==> flow/design.v <==
`timescale 1ns / 1ps
module BlockA(
	input a,
	input b,
	input c_in,
	output s,
	output g,
	output p
	);
assign s = a ^ b ^ c_in;
assign g = a & b;
assign p = a | b;
endmodule
module BlockB(
	input c_in,
	input G_ij,
	input G_jk,
	input P_ij,
	input P_jk,
	output c_pass,
	output c_out,
	output G_out,
	output P_out
	);
assign G_out = G_jk | (P_jk & G_ij);
assign P_out = P_jk & P_ij;
assign c_pass = c_in;
assign c_out = G_ij | (P_ij & c_in);
endmodule
`timescale 1ns / 1ps
module EightBitAdder(
    input [7:0] a,
    input [7:0] b,
	 input carry_in,
    output [7:0] s,
    output carry_out
    );
		wire c [0:14];
		wire g [0:14];
		wire p [0:14];
		assign c[14] = carry_in;
		assign carry_out = g[14]|(p[14]&carry_in);
		generate
		genvar i;
			for(i = 0; i<8; i = i+1)
			begin: Block_Generator
				BlockA A(
					.a(a[i]),
					.b(b[i]),
					.s(s[i]),
					.g(g[i]),
					.p(p[i]),
					.c_in(c[i])
					);
				if	(i < 7)
					BlockB B(
						.c_in(c[i+8]),
						.c_pass(c[2*i]),
						.c_out(c[2*i+1]),
						.G_ij(g[2*i]),
						.G_jk(g[2*i+1]),
						.G_out(g[i+8]),
						.P_ij(p[2*i]),
						.P_jk(p[2*i+1]),
						.P_out(p[i+8])
						);
			end
		endgenerate
endmodule
`timescale 1ns / 1ps
module AddSubCLA129Bits(
		input [128:0] a,
		input [128:0] b,
		input add_sub,
		output [128:0] s,
		output carry_out
		);
		wire c [0:254];
		wire g [0:254];
		wire p [0:254];
		wire b_add_sub [128:0];
		wire [1:0] g_con, p_con;
		wire c_con;
		assign carry_out = (g_con[1]|(p_con[1]&add_sub))^add_sub;
		generate
		genvar i;
			for(i = 0; i<129; i = i+1)
			begin: Block_Generator
				if (i < 128)
					BlockA A(
						.a(a[i]),
						.b(b_add_sub[i]),
						.s(s[i]),
						.g(g[i]),
						.p(p[i]),
						.c_in(c[i])
						);
				if	(i < 127)
					BlockB B(
						.c_in(c[i+128]),
						.c_pass(c[2*i]),
						.c_out(c[2*i+1]),
						.G_ij(g[2*i]),
						.G_jk(g[2*i+1]),
						.G_out(g[i+128]),
						.P_ij(p[2*i]),
						.P_jk(p[2*i+1]),
						.P_out(p[i+128])
						);
				assign b_add_sub[i] = b[i]^add_sub;
			end
		endgenerate
		BlockA LastBit_A(
			.a(a[128]),
			.b(b_add_sub[128]),
			.s(s[128]),
			.g(g_con[0]),
			.p(p_con[0]),
			.c_in(c_con)
			);
		BlockB B_08(
			.c_in(add_sub),
			.c_pass(c[254]),
			.c_out(c_con),
			.G_ij(g[254]),
			.G_jk(g_con[0]),
			.G_out(g_con[1]),
			.P_ij(p[254]),
			.P_jk(p_con[0]),
			.P_out(p_con[1])
			);
endmodule
`timescale 1ns / 1ps
module SequentialNonrestoringDivider128Bit(
    input [127:0] dividend_q,
    input [127:0] divisor_m,
    input clk,
	 input reset_n,
    output [127:0] quotient,
	 output [127:0] remainder,
	 output done
    );
	parameter [2:0] 	START = 3'b000,
							SHIFT = 3'b001,
							ACCUM = 3'b010,
							FIX_REMAINDER = 3'b011,
							DONE = 3'b100;
	reg [2:0] state;
	reg [7:0] count;
	reg [127:0] q_shift;
	reg [129:0] a_shift;
	reg add_sub_control;
	wire [129:0] add_sub_out;
	wire [7:0] count_plusone;
	EightBitAdder count_inc (
		.a(count),
		.b(8'b0),
		.carry_in(1'b1),
		.s(count_plusone),
		.carry_out()
		);
	wire add_sub_carry;
	AddSubCLA129Bits add_sub (
		.a(a_shift[128:0]), 
		.b({1'b0, divisor_m}), 
		.add_sub(add_sub_control), 
		.s(add_sub_out[128:0]), 
		.carry_out(add_sub_carry)
		);
	assign add_sub_out[129] = a_shift[129] ^ add_sub_carry;
	always @(posedge clk or negedge reset_n)
	begin
		if (!reset_n) 
			state <= START;
		else
		begin
			case (state)
				START: 			begin
									q_shift <= dividend_q;
									a_shift <= 130'h0;
									add_sub_control <= 1;
									count <= 8'h00;
									state <= SHIFT;
									end
				SHIFT: 			begin
									count <= count + 1;
									{a_shift, q_shift} <= {a_shift[128:0], q_shift, 1'b0};
									state <= ACCUM;
									end
				ACCUM:			begin
									a_shift <= add_sub_out[129:0];
									if (add_sub_out[129])
										begin
										add_sub_control <= 0;
										q_shift[0] <= 0;
										end
									else
										begin
										add_sub_control <= 1;
										q_shift[0] <= 1;
										end
									state <= (count == 8'b10000000)? FIX_REMAINDER : SHIFT;
									end
				FIX_REMAINDER:	begin
									if (a_shift[129])
										begin
										add_sub_control <= 0;
										a_shift <= add_sub_out[129:0];
										state <= FIX_REMAINDER;
										end
									else
										begin
										state <= DONE;
										end
									end
				DONE:				begin
									state <= DONE;
									end
			endcase
		end
	end
	assign done = state[2];
	assign quotient = q_shift;
	assign remainder = a_shift[127:0];
endmodule
# Reports on SequentialNonrestoringDivider128Bit
# Each step is given for the RTL above and for the edited RTL.
# "orig" refers to lines of the RTL above, "edited" to lines of the edited file.
# "diff" is "edited" less "orig", of the values as shown; "change_rel_pct" is that difference over "orig", in percent.
# Library cell names are shortened.
# Not given: n/a
[setup] top_module="SequentialNonrestoringDivider128Bit" clock_port="clk" lib="sky130hd" lib_corner="tt_025C_1v80"

# The edit
# Unified diff, file above to edited file.
# This change comes from a script, not from a designer. The edited design behaves differently; no optimisation was intended.
# begin of diff
@@ -148,5 +148,5 @@
 	reg [2:0] state;
 	reg [7:0] count;
-	reg [127:0] q_shift;
+	reg [191:0] q_shift;
 	reg [129:0] a_shift;
 	reg add_sub_control;
# end of diff

# After elaboration
# Source: Yosys, flattened and elaborated. Widths are those after wreduce. Registers that Yosys merges into a memory's read port (data or address) are not register bits. Print and check cells do not count. Equal cells are merged and count once.
[classes] element="add_sub_neg" orig=1 edited=1 diff=0 change_rel_pct=0.00
[classes] element="n_eq" orig=6 edited=6 diff=0 change_rel_pct=0.00
[classes] element="muxes" orig=11 edited=11 diff=0 change_rel_pct=0.00
[classes] element="bitwise" orig=1288 edited=1288 diff=0 change_rel_pct=0.00
[classes] element="reduce_and_logical" orig=11 edited=11 diff=0 change_rel_pct=0.00
[op_table] cell="127-bit case mux with 2-bit select" orig=1 edited=0 diff=-1 change_rel_pct=-100.00
[op_table] cell="191-bit case mux with 2-bit select" orig=0 edited=1 diff=1
# Operator kinds equal on both sides are left out: 24.
[word_totals] element="ff_bits" orig=270 edited=334 diff=64 change_rel_pct=23.70
[word_totals] element="inputBits" orig=258 edited=258 diff=0 change_rel_pct=0.00

# Logic depth
# Longest topological path by Yosys (ltp), each cell counted once; first at word level (registers and memories cut), then after technology mapping (sequential cells cut; the memories' decode and read muxes count).
[depth] element="word_depth" orig=30 edited=30 diff=0 change_rel_pct=0.00
[depth] element="abc_area" orig="0" edited="0"
[depth] element="depth_mapped" orig=22 edited=22 diff=0 change_rel_pct=0.00
[depth] element="ltp_nobuf" orig=19 edited=19 diff=0 change_rel_pct=0.00

# Mapped cells and area
# The flow's flattened synthesis, as Yosys stat reports it; memories are mapped. The netlist is that of the ABC_AREA named above (0 if unset); the other value can give another one.
[mapped] element="cells" orig=2250 edited=2535 diff=285 change_rel_pct=12.67
[mapped] element="yosys_area_um2" orig=21356.7 edited=24832.6 diff=3475.9 change_rel_pct=16.28
[mapped] element="seq_area_um2" orig=8092.8 edited=10014.6 diff=1921.8 change_rel_pct=23.75
[mapped] element="ff_cells" orig=270 edited=334 diff=64 change_rel_pct=23.70
[mapped] element="n_buf" orig=203 edited=338 diff=135 change_rel_pct=66.50
[types] cell_type="buf_4" orig=128 edited=256 diff=128 change_rel_pct=100.00
[types] cell_type="edfxtp_1" orig=267 edited=331 diff=64 change_rel_pct=23.97
[types] cell_type="and2_1" orig=4 edited=67 diff=63 change_rel_pct=1575.00
[types] cell_type="nor2_1" orig=89 edited=78 diff=-11 change_rel_pct=-12.36
[types] cell_type="nor2b_1" orig=7 edited=17 diff=10 change_rel_pct=142.86
[types] cell_type="a21o_1" orig=14 edited=6 diff=-8 change_rel_pct=-57.14
[types] cell_type="inv_1" orig=339 edited=332 diff=-7 change_rel_pct=-2.06
[types] cell_type="clkbuf_1" orig=59 edited=66 diff=7 change_rel_pct=11.86
[types] cell_type="o21ai_0" orig=48 edited=55 diff=7 change_rel_pct=14.58
[types] cell_type="nor3_1" orig=5 edited=12 diff=7 change_rel_pct=140.00
[types] cell_type="nand2_1" orig=440 edited=446 diff=6 change_rel_pct=1.36
[types] cell_type="o31ai_1" orig=13 edited=8 diff=-5 change_rel_pct=-38.46
[types] cell_type="a21oi_1" orig=71 edited=75 diff=4 change_rel_pct=5.63
[types] cell_type="nor4_1" orig=20 edited=16 diff=-4 change_rel_pct=-20.00
[types] cell_type="a221oi_1" orig=8 edited=4 diff=-4 change_rel_pct=-50.00
[types] cell_type="o21a_1" orig=5 edited=1 diff=-4 change_rel_pct=-80.00
[types] cell_type="a211o_1" orig=0 edited=4 diff=4
[types] cell_type="or4_1" orig=6 edited=9 diff=3 change_rel_pct=50.00
# Cell types equal on both sides are left out: 10.
# The list need not be complete.
# The figures by module come from a second, unflattened synthesis with its own total; it is not the netlist above.
[hier_totals] element="hier_cells" orig=2461 edited=2724 diff=263 change_rel_pct=10.69
[hier_totals] element="area_unflattened_um2" orig=23243.5 edited=26532.9 diff=3289.4 change_rel_pct=14.15
# Rows give one instance, submodules left out.
[modules_orig] module="SequentialNonrestoringDivider128Bit" instances=1 cells=1029 area_um2=12350.6
[modules_orig] module="BlockA" instances=129 cells=6 area_um2=45.0
[modules_orig] module="BlockB" instances=128 cells=4 area_um2=28.8
[modules_orig] module="AddSubCLA129Bits" instances=1 cells=146 area_um2=1398.8
[modules_edited] module="SequentialNonrestoringDivider128Bit" instances=1 cells=1292 area_um2=15640.0
[modules_edited] module="BlockA" instances=129 cells=6 area_um2=45.0
[modules_edited] module="BlockB" instances=128 cells=4 area_um2=28.8
[modules_edited] module="AddSubCLA129Bits" instances=1 cells=146 area_um2=1398.8

# Worst setup path after synthesis
# OpenSTA on the mapped netlist: ideal clock, no wires. The path of least setup slack (recovery checks aside). Input and output delay are each 20% of the period. Register names are those of the netlist, which keeps one name where synthesis merged equal registers.
[synth_timing] element="path_type" orig="input to register" edited="input to register"
[synth_timing] element="startpoint" orig="in reset_n" edited="in reset_n"
[synth_timing] element="endpoint" orig="reg count[0]" edited="reg count[0]"
[synth_timing] element="period_ps" orig=5500 edited=5500 diff=0 change_rel_pct=0.00
[synth_timing] element="in_delay_ps" orig=1100 edited=1100 diff=0 change_rel_pct=0.00
[synth_timing] element="launch_ps" orig=1100 edited=1100 diff=0 change_rel_pct=0.00
[synth_timing] element="arrival_time_ps" orig=6823 edited=9466 diff=2643 change_rel_pct=38.74
[synth_timing] element="t_required_ps" orig=4869 edited=4738 diff=-131 change_rel_pct=-2.69
[synth_timing] element="path_slack_ps" orig=-1955 edited=-4727 diff=-2772
[synth_timing] element="path_delay_ps" orig=6354 edited=9128 diff=2774 change_rel_pct=43.66
[synth_timing] element="stages" orig=2 edited=2 diff=0 change_rel_pct=0.00
[synth_timing] element="n_path_buf" orig=0 edited=0 diff=0
[synth_timing] element="period_less_setup_slack_ps" orig=7455 edited=10227 diff=2772 change_rel_pct=37.18
# "path_delay_ps" = arrival - input delay + setup time.
# "stages": output pins that drive a net of the path, with the launching flip-flop's if there is one; two outputs of one cell count as two.
# "period_less_setup_slack_ps" is the clock period less the worst setup slack; recovery checks do not enter. This is arithmetic on one report: input and output delays are still those of the set period (20% each).
# Between the ends stands the longest chain of elaborated cells between them, by number of cells; it is not shown to be the way that was timed. Of several equally long chains one is given.
# A line is the first line of the expression or statement that the cell stems from. Yosys adds cells for indexed reads and writes and turns some case tables into memories.
[synth_between_orig] path_cell_list="nand2b_1 > nor2_1" elab_chain_len=1 cells_between=1 cone_lines=0
[synth_rtl_orig] element="from (decl)" line_no=138 text="input reset_n,"
[synth_rtl_orig] element="2-bit AND reduction"
[synth_rtl_orig] element="to (assign)" line_no=182 text="count <= 8'h00;"
[synth_rtl_orig] element="to (assign)" line_no=186 text="count <= count + 1;"
[synth_rtl_orig] element="to (decl)" line_no=149 text="reg [7:0] count;"
[synth_between_edited] path_cell_list="nand2b_1 > nor2_1" elab_chain_len=1 cells_between=1 cone_lines=0
[synth_rtl_edited] element="from (decl)" line_no=138 text="input reset_n,"
[synth_rtl_edited] element="2-bit AND reduction"
[synth_rtl_edited] element="to (assign)" line_no=182 text="count <= 8'h00;"
[synth_rtl_edited] element="to (assign)" line_no=186 text="count <= count + 1;"
[synth_rtl_edited] element="to (decl)" line_no=149 text="reg [7:0] count;"

# Worst path after layout
# Path of least setup slack in the final report of each run of pair A (OpenROAD, finished layout, wires in). Where an end is a register, its clock arrival counts in the times.
# The report prints the path's times to 10 ps; the period is as set.
[layout_timing] element="path_type" orig="input to register" edited="register to register"
[layout_timing] element="startpoint" orig="in divisor_m[49]" edited="reg add_sub_control"
[layout_timing] element="endpoint" orig="reg a_shift[119]" edited="reg a_shift[102]"
[layout_timing] element="period_ps" orig=5260 edited=5260 diff=0 change_rel_pct=0.00
[layout_timing] element="in_delay_ps" orig=1050
[layout_timing] element="launch_ps" orig=1050 edited=580 diff=-470 change_rel_pct=-44.76
[layout_timing] element="arrival_time_ps" orig=5240 edited=5390 diff=150 change_rel_pct=2.86
[layout_timing] element="t_required_ps" orig=5540 edited=5540 diff=0 change_rel_pct=0.00
[layout_timing] element="path_slack_ps" orig=300 edited=150 diff=-150
[layout_timing] element="stages" orig=19 edited=19 diff=0 change_rel_pct=0.00
[layout_timing] element="n_path_buf" orig=2 edited=3 diff=1 change_rel_pct=50.00
# Between the ends stands the longest chain of elaborated cells between them, by number of cells; it is not shown to be the way that was timed. Of several equally long chains one is given.
# A register here has more assigning lines than the two given.
[layout_between_orig] path_cell_list="clkdlybuf4s50_1 > xor2_1 > inv_1 > ha_1 > inv_1 > a21oi_1 > o31ai_1 > a211oi_1 > o21ai_0 > a21o_1 > o211ai_4 > o31a_1 > buf_4 > o31ai_1 > a21oi_1 > o21ba_2 > fa_1 > xor2_1 > o22ai_1" elab_chain_len=26 cells_between=36 cone_lines=9
[layout_rtl_orig] element="from (decl)" line_no=136 text="input [127:0] divisor_m,"
[layout_rtl_orig] element="1-bit XOR" line_no=110 text="assign b_add_sub[i] = b[i]^add_sub;"
[layout_rtl_orig] element="1-bit bitwise OR" line_no=12 text="assign p = a | b;"
[layout_rtl_orig] element="1-bit bitwise AND" line_no=25 text="assign G_out = G_jk | (P_jk & G_ij);"
[layout_rtl_orig] element="1-bit bitwise OR" line_no=25
[layout_rtl_orig] element="1-bit bitwise AND" line_no=25
[layout_rtl_orig] element="1-bit bitwise OR" line_no=25
[layout_rtl_orig] element="1-bit bitwise AND" line_no=25
[layout_rtl_orig] element="[... 12 more ...]"
[layout_rtl_orig] element="1-bit bitwise AND" line_no=28 text="assign c_out = G_ij | (P_ij & c_in);"
[layout_rtl_orig] element="1-bit bitwise OR" line_no=28
[layout_rtl_orig] element="1-bit bitwise AND" line_no=28
[layout_rtl_orig] element="1-bit bitwise OR" line_no=28
[layout_rtl_orig] element="1-bit XOR" line_no=10 text="assign s = a ^ b ^ c_in;"
[layout_rtl_orig] element="130-bit 2-to-1 mux" line_no=205 text="if (a_shift[129])"
[layout_rtl_orig] element="130-bit case mux with 4-bit select" line_no=177 text="case (state)"
[layout_rtl_orig] element="to (assign)" line_no=191 text="a_shift <= add_sub_out[129:0];"
[layout_rtl_orig] element="to (assign)" line_no=208 text="a_shift <= add_sub_out[129:0];"
[layout_rtl_orig] element="to (decl)" line_no=151 text="reg [129:0] a_shift;"
[layout_between_edited] path_cell_list="edfxtp_1 > buf_12 > xor2_1 > inv_1 > ha_2 > or4_4 > or4_4 > nor4_4 > buf_4 > a21boi_2 > buf_4 > nor2_2 > a21boi_2 > a21o_1 > a21o_1 > a21oi_2 > a221o_1 > fa_2 > o22ai_1" elab_chain_len=24 cells_between=613 cone_lines=9
[layout_rtl_edited] element="from (decl)" line_no=152 text="reg add_sub_control;"
[layout_rtl_edited] element="from (assign)" line_no=181 text="add_sub_control <= 1;"
[layout_rtl_edited] element="from (assign)" line_no=194 text="add_sub_control <= 0;"
[layout_rtl_edited] element="1-bit XOR" line_no=110 text="assign b_add_sub[i] = b[i]^add_sub;"
[layout_rtl_edited] element="1-bit bitwise OR" line_no=12 text="assign p = a | b;"
[layout_rtl_edited] element="1-bit bitwise AND" line_no=25 text="assign G_out = G_jk | (P_jk & G_ij);"
[layout_rtl_edited] element="1-bit bitwise OR" line_no=25
[layout_rtl_edited] element="1-bit bitwise AND" line_no=25
[layout_rtl_edited] element="1-bit bitwise OR" line_no=25
[layout_rtl_edited] element="1-bit bitwise AND" line_no=25
[layout_rtl_edited] element="[... 10 more ...]"
[layout_rtl_edited] element="1-bit bitwise AND" line_no=28 text="assign c_out = G_ij | (P_ij & c_in);"
[layout_rtl_edited] element="1-bit bitwise OR" line_no=28
[layout_rtl_edited] element="1-bit bitwise AND" line_no=28
[layout_rtl_edited] element="1-bit bitwise OR" line_no=28
[layout_rtl_edited] element="1-bit XOR" line_no=10 text="assign s = a ^ b ^ c_in;"
[layout_rtl_edited] element="130-bit 2-to-1 mux" line_no=205 text="if (a_shift[129])"
[layout_rtl_edited] element="130-bit case mux with 4-bit select" line_no=177 text="case (state)"
[layout_rtl_edited] element="to (assign)" line_no=191 text="a_shift <= add_sub_out[129:0];"
[layout_rtl_edited] element="to (assign)" line_no=208 text="a_shift <= add_sub_out[129:0];"
[layout_rtl_edited] element="to (decl)" line_no=151 text="reg [129:0] a_shift;"

# Layout results
# Both versions went through the flow (Yosys, OpenROAD) with the same settings in each pair. Constraints: input delay and output delay 20% of the set period each, output load 0.01 pF.
[settings_pair_A] CORE_UTILIZATION=40 period_ns=5.26 CAP_MARGIN=20 CORE_MARGIN=2 SLEW_MARGIN=20
[results_pair_A] element="synth_chip_area_um2" orig=21356.7 edited=24832.6 diff=3475.9 change_rel_pct=16.28
[results_pair_A] element="die_um2" orig=55255.6 edited=64090.0 diff=8834.4 change_rel_pct=15.99
[results_pair_A] element="final_cell_area_um2" orig=28453.5 edited=31815.5 diff=3362.0 change_rel_pct=11.82
[results_pair_A] element="finish.utilization_frac" orig=0.54 edited=0.517 diff=-0.023
[results_pair_A] element="ws_setup_ps" orig=300 edited=150 diff=-150
[results_pair_A] element="holdWs_ps" orig=540 edited=517 diff=-23
[results_pair_A] element="totalPower_mw" orig=5.623 edited=6.760 diff=1.137 change_rel_pct=20.22
[results_pair_A] element="period_reached_ps" orig=4960 edited=5110 diff=150 change_rel_pct=3.02
[settings_pair_B] CAP_MARGIN=15 CELL_PAD_IN_SITES_DETAIL_PLACEMENT=1 CELL_PAD_IN_SITES_GLOBAL_PLACEMENT=1 CORE_MARGIN=10 CORE_UTILIZATION=45 SETUP_SLACK_MARGIN=0.4 period_ns=6.58 SLEW_MARGIN=20
[results_pair_B] element="synth_chip_area_um2" orig=21356.7 edited=24832.6 diff=3475.9 change_rel_pct=16.28
[results_pair_B] element="die_um2" orig=56572.6 edited=64979.1 diff=8406.5 change_rel_pct=14.86
[results_pair_B] element="final_cell_area_um2" orig=27340.0 edited=30335.3 diff=2995.3 change_rel_pct=10.96
[results_pair_B] element="finish.utilization_frac" orig=0.585 edited=0.553 diff=-0.032
[results_pair_B] element="ws_setup_ps" orig=1035 edited=740 diff=-295
[results_pair_B] element="holdWs_ps" orig=537 edited=521 diff=-16
[results_pair_B] element="totalPower_mw" orig=4.338 edited=5.404 diff=1.066 change_rel_pct=24.57
[results_pair_B] element="period_reached_ps" orig=5545 edited=5840 diff=295 change_rel_pct=5.32
# "period_reached_ps" means the clock period less the worst setup slack. The figure is calculated, with input and output delays left at 20% of the set period.
# "totalPower_mw" is the tool's figure for a default switching activity; nothing was simulated.
